==> flow/design.v <==
module apb_dut (
  input  wire        PSEL,
  input  wire        PENABLE,
  input  wire [31:0] PADDR,
  input  wire        PWRITE,
  input  wire [31:0] PWDATA,
  input  wire        PCLK,
  input  wire        PRESET,
  output reg  [31:0] PRDATA,
  output reg         PREADY,
  output reg         PSLVERR
);
  parameter IDLE   = 2'b00;
  parameter SETUP  = 2'b01;
  parameter ACCESS = 2'b10;
  reg [1:0] ps, ns;  
  reg [31:0] mem [31:0];  
  reg        mem_we;      
  always @(posedge PCLK) begin
    if (PRESET) begin
      ps <= IDLE;
    end else begin
      ps <= ns;
    end
  end
  always @(posedge PCLK) begin
    if (mem_we) begin
      mem[PADDR[4:0]] <= PWDATA;
    end
  end
  always @(*) begin
    ns      = ps;
    PREADY  = 1'b0;  
    PSLVERR = 1'b0;  
    mem_we  = 1'b0;
    PRDATA  = mem[PADDR[4:0]];
    case (ps)
      IDLE: begin
        if (PSEL == 1'b1 && PENABLE == 1'b0) begin
          ns = SETUP;
        end else begin
          ns = IDLE;
        end
      end
      SETUP: begin
        if (PSEL == 1'b1 && PENABLE == 1'b1) begin
          ns     = ACCESS;
          PREADY = 1'b1;  
          if (PADDR >= 32) begin  
            PSLVERR = 1'b1;
          end else begin
            if (PWRITE) begin
              mem_we = 1'b1;
            end
          end
        end else if (PSEL == 1'b1 && PENABLE == 1'b0) begin
          ns = SETUP;
        end else begin
          ns = IDLE;
        end
      end
      ACCESS: begin
        PREADY = 1'b1;  
        if (PADDR >= 32) begin
          PSLVERR = 1'b1;
        end
        if (PSEL == 1'b1 && PENABLE == 1'b0) begin
          ns = SETUP;
        end else if (PSEL == 1'b0 && PENABLE == 1'b0) begin
          ns = IDLE;
        end else begin
          ns = IDLE;
        end
      end
      default: ns = IDLE;
    endcase
  end
endmodule
## Step by step through the tools: apb_dut

What the tools print for apb_dut, step after step.
Line numbers count from 1 in the design file above.
Operators carry their Yosys type and port widths (W data, S select, Z words).
Cell names lack the library's common part.
The mark n/a stands for no value.

- Top: apb_dut
- Clock port: PCLK
- Standard-cell library: sky130hd
- Timing corner: tt_025C_1v80

## After elaboration

Yosys after proc, flatten, opt, wreduce and memory -nomap, before mapping. Enables and synchronous resets that opt folds into registers are not counted as muxes. Memory bits, and registers merged into a memory's read port (data or address), are not among the register bits. Print and check cells are not counted. Equal cells are merged and count once.
Memory sizes are those after Yosys's memory passes, which may raise the word count (mostly to a power of two), join words into wider ones and drop unused or constant bits.

- $add $sub $neg: 0
- Multipliers: 0
- Div/mod/pow operators: 0
- Order comparisons: 1
- Equal/unequal tests: 2
- Shift operators: 0
- Mux-type cells: 15
- Bitwise operators: 1
- Reductions and logical operators: 4

Operators with widths:

| operator | number |
|---|---|
| $ge A32 B6 Y1 const B | 1 |
| $mux W32 | 1 |
| $mux W1 | 9 |
| $mux W5 | 1 |
| $pmux W2 S2 | 1 |
| $pmux W1 S2 | 2 |
| $logic_and A1 B1 Y1 | 2 |
| $eq A2 B1 Y1 const B | 1 |
| $eq A2 B2 Y1 const B | 1 |
| $logic_not A2 Y1 | 1 |
| $reduce_or A2 Y1 | 1 |
| $mux W2 | 1 |
| $not A1 Y1 | 1 |

- Register bits: 2
- Bits in latches: 0
- RAM bits: 1024
- Memory bits (read-only): 0
- Clocked read ports x word width: 0
- Memory cells: 1
- Input port bits: 69
- Output and inout port bits: 34
- Elaborated cells: 25

Memory list:

| name | depth | bits a word | read ports | write ports | RTL line | text |
|---|---|---|---|---|---|---|
| mem | 32 | 32 | 1 | 1 | 17 | `reg [31:0] mem [31:0];` |

## Depth

Longest topological path by Yosys (ltp), each cell counted once; first at word level (registers and memories cut), then after technology mapping (sequential cells cut; the memories' decode and read muxes count).

- Depth after elaboration: 5
- ABC_AREA: 0
- Gate-level depth with buffers: 8
- Depth with buffers taken out: 4

## Mapped cells and area

The flow's flattened synthesis, as Yosys stat reports it; memories are mapped. The netlist is that of the ABC_AREA named above (0 if unset); the other value can give another one.
The area totals of this step are shown rounded.

- Cells in the netlist: 2099
- Cell area after synthesis: 39200 sq um
- Sequential part of the area: 30800 sq um
- Flip-flops: 1026
- Buffers: 132

Cells by type:

| cell type | number | area in all (sq um) |
|---|---|---|
| edfxtp_1 | 1024 | 3.07E+04 |
| mux2i_1 | 512 | 5.12E+03 |
| o22ai_1 | 256 | 1.6E+03 |
| nor4_1 | 69 | 431.664 |
| buf_2 | 71 | 355.341 |
| clkbuf_1 | 58 | 217.709 |
| nand2_1 | 34 | 127.622 |
| nor3_1 | 23 | 115.11 |
| nor3_2 | 10 | 100.096 |
| nand4bb_1 | 6 | 67.565 |
| dfxtp_1 | 2 | 40.038 |
| or4b_1 | 4 | 40.038 |
| nand4b_1 | 4 | 35.034 |
| buf_6 | 3 | 33.782 |
| nand3b_1 | 3 | 22.522 |
| nand2b_1 | 3 | 18.768 |
| or3b_2 | 2 | 17.517 |
| nand3_1 | 3 | 15.014 |

Not listed: further types 9, cells in them 12.

## Timing after synthesis

OpenSTA on the mapped netlist: ideal clock, no wires. The path of least setup slack (recovery checks aside). Input and output delay are each 20% of the period. Register names are those of the netlist, which keeps one name where synthesis merged equal registers.

- Path kind: input to register
- From: input PADDR[19]
- To: memory mem[4][0]
- Period: 4200 ps
- External input delay: 840 ps
- Library setup time: 461 ps
- Launch time at the first pin: 840 ps
- Data arrival time: 4224 ps
- Required time: 3739 ps
- Slack: -485 ps
- Delay of the path: 3845 ps
- Stages: 6
- Path buffers: 2
- Synthesis period reached: 4685 ps

"delay of the path" = arrival - input delay + setup time.
"stages": output pins that drive a net of the path, with the launching flip-flop's if there is one; two outputs of one cell count as two.
"synthesis period reached" is the clock period less the worst setup slack; recovery checks do not enter. This is arithmetic on one report: input and output delays are still those of the set period (20% each).
The rows between start and end are the longest chain of elaborated cells between them; the timing report does not say that the signal goes this way. Where chains are equally long, one stands for them.
A line is the first line of the expression or statement that the cell stems from. Yosys adds cells for indexed reads and writes and turns some case tables into memories.
The path ends at the enable pin of a flip-flop; only ways to that pin are counted.

- Cell sequence: nor4_1 nand4_1 or4_1 buf_2 buf_6 nor3_1
- Cells in the longest elaborated chain: 5
- Elaborated cells between the ends (all ways): 6
- Classes of those cells: 1 x compare; 5 x mux

RTL lines, path after synthesis:

| item | RTL line | text |
|---|---|---|
| from (decl) | 4 | `input  wire [31:0] PADDR,` |
| $ge A32 B6 Y1 | 49 | `if (PADDR >= 32) begin` |
| $mux W1 | 49 |  |
| $mux W1 | 46 | `if (PSEL == 1'b1 && PENABLE == 1'b1) begin` |
| $mux W1 | 37 | `case (ps)` |
| $mux W5 | 27 | `if (mem_we) begin` |
| to (decl) | 17 | `reg [31:0] mem [31:0];` |

## Path in the finished layout

Path of least setup slack in the final report of record 1 (OpenROAD, finished layout, wires in). Where an end is a register, its clock arrival counts in the times.
The path's times are printed in steps of 10 ps; the period is the one set.

- Path kind: input to output
- From: input PADDR[2]
- To: output PRDATA[6]
- Period: 6820 ps
- External input delay: 1360 ps
- External output delay: 1360 ps
- Launch time at the first pin: 1360 ps
- Data arrival time: 5060 ps
- Required time: 5460 ps
- Slack: 400 ps
- Stages: 8
- Path buffers: 4

The rows between start and end are the longest chain of elaborated cells between them; the timing report does not say that the signal goes this way. Where chains are equally long, one stands for them.
The chain passes a memory read, where the word-level depth is cut; so it can be longer than that depth.

- Cell sequence: clkdlybuf4s50_1 buf_4 or4b_2 buf_12 o22ai_1 nor4_1 nand2_1 clkdlybuf4s50_1
- Cells in the longest elaborated chain: 1
- Elaborated cells between the ends (all ways): 1
- RTL lines with such cells: 1
- Classes of those cells: 1 x memory

RTL lines, path after layout:

| item | RTL line | text |
|---|---|---|
| from (decl) | 4 | `input  wire [31:0] PADDR,` |
| $mem_v2 Z32 W32 | 17 | `reg [31:0] mem [31:0];` |
| to (decl) | 9 | `output reg  [31:0] PRDATA,` |

Subject: flow runs of apb_dut

Hi,

Top module apb_dut; platform sky130hd; tools Yosys and OpenROAD; 3 stored runs in no particular order. Input and output delays are each 20% of the period that was set; the output load is 0.01 pF.
"achieved period" means the clock period less the worst setup slack. The figure is calculated, with input and output delays left at 20% of the set period.
"time used up by the worst setup path" = time allowed to the worst setup path (clock period - input delay - output delay, where it has them) - its slack; a late launch clock adds to it, a late capture clock takes from it.
By "power consumption" is meant OpenSTA's value without simulated activity: inputs other than the clock are taken to toggle once in ten clock periods, and the tool carries that through the logic.
"time used up by the worst setup path" is given in steps of 10 ps.
Measured values are rounded.

### Record 1

Settings: `CORE_UTILIZATION=40`, `period_ns=6.82`, `CAP_MARGIN=20`, `CORE_MARGIN=2`, `SLEW_MARGIN=20`

- Synthesized cell area: 39200 sq um
- Die footprint: 101000 sq um
- Standard-cell area after routing: 45600 sq um
- Utilization in the final report: 47.1%
- Smallest setup slack: 397 ps
- Setup TNS: 0 ps
- Worst hold slack in the final report: 522 ps
- Power consumption: 0.013 W
- Achieved period: 6423 ps
- Time used up by the worst setup path: 3690 ps
- Class of the worst setup path: input to output

### Record 2

Settings: `CORE_UTILIZATION=40`, `period_ns=4.19`, `CAP_MARGIN=20`, `CORE_MARGIN=2`, `SLEW_MARGIN=20`

- Synthesized cell area: 39200 sq um
- Die footprint: 101000 sq um
- Standard-cell area after routing: 47800 sq um
- Utilization in the final report: 49.3%
- Smallest setup slack: -27 ps
- Setup TNS: -27 ps
- Worst hold slack in the final report: 533 ps
- Power consumption: 0.0214 W
- Achieved period: 4217 ps
- Time used up by the worst setup path: 2540 ps
- Class of the worst setup path: input to output

### Record 3

Settings: `ABC_AREA=0`, `CAP_MARGIN=35`, `CORE_MARGIN=5`, `CORE_UTILIZATION=48`, `CTS_CLUSTER_DIAMETER=376`, `GPL_ROUTABILITY_DRIVEN=1`, `HOLD_SLACK_MARGIN=0.24`, `SETUP_SLACK_MARGIN=0.89`, `SLEW_MARGIN=40`, `period_ns=4.2`

- Synthesized cell area: 39200 sq um
- Die footprint: 87500 sq um
- Standard-cell area after routing: 51400 sq um
- Utilization in the final report: 63.6%
- Smallest setup slack: 740 ps
- Setup TNS: 0 ps
- Worst hold slack in the final report: 507 ps
- Power consumption: 0.0216 W
- Achieved period: 3460 ps
- Time used up by the worst setup path: 1780 ps
- Class of the worst setup path: input to output

Regards
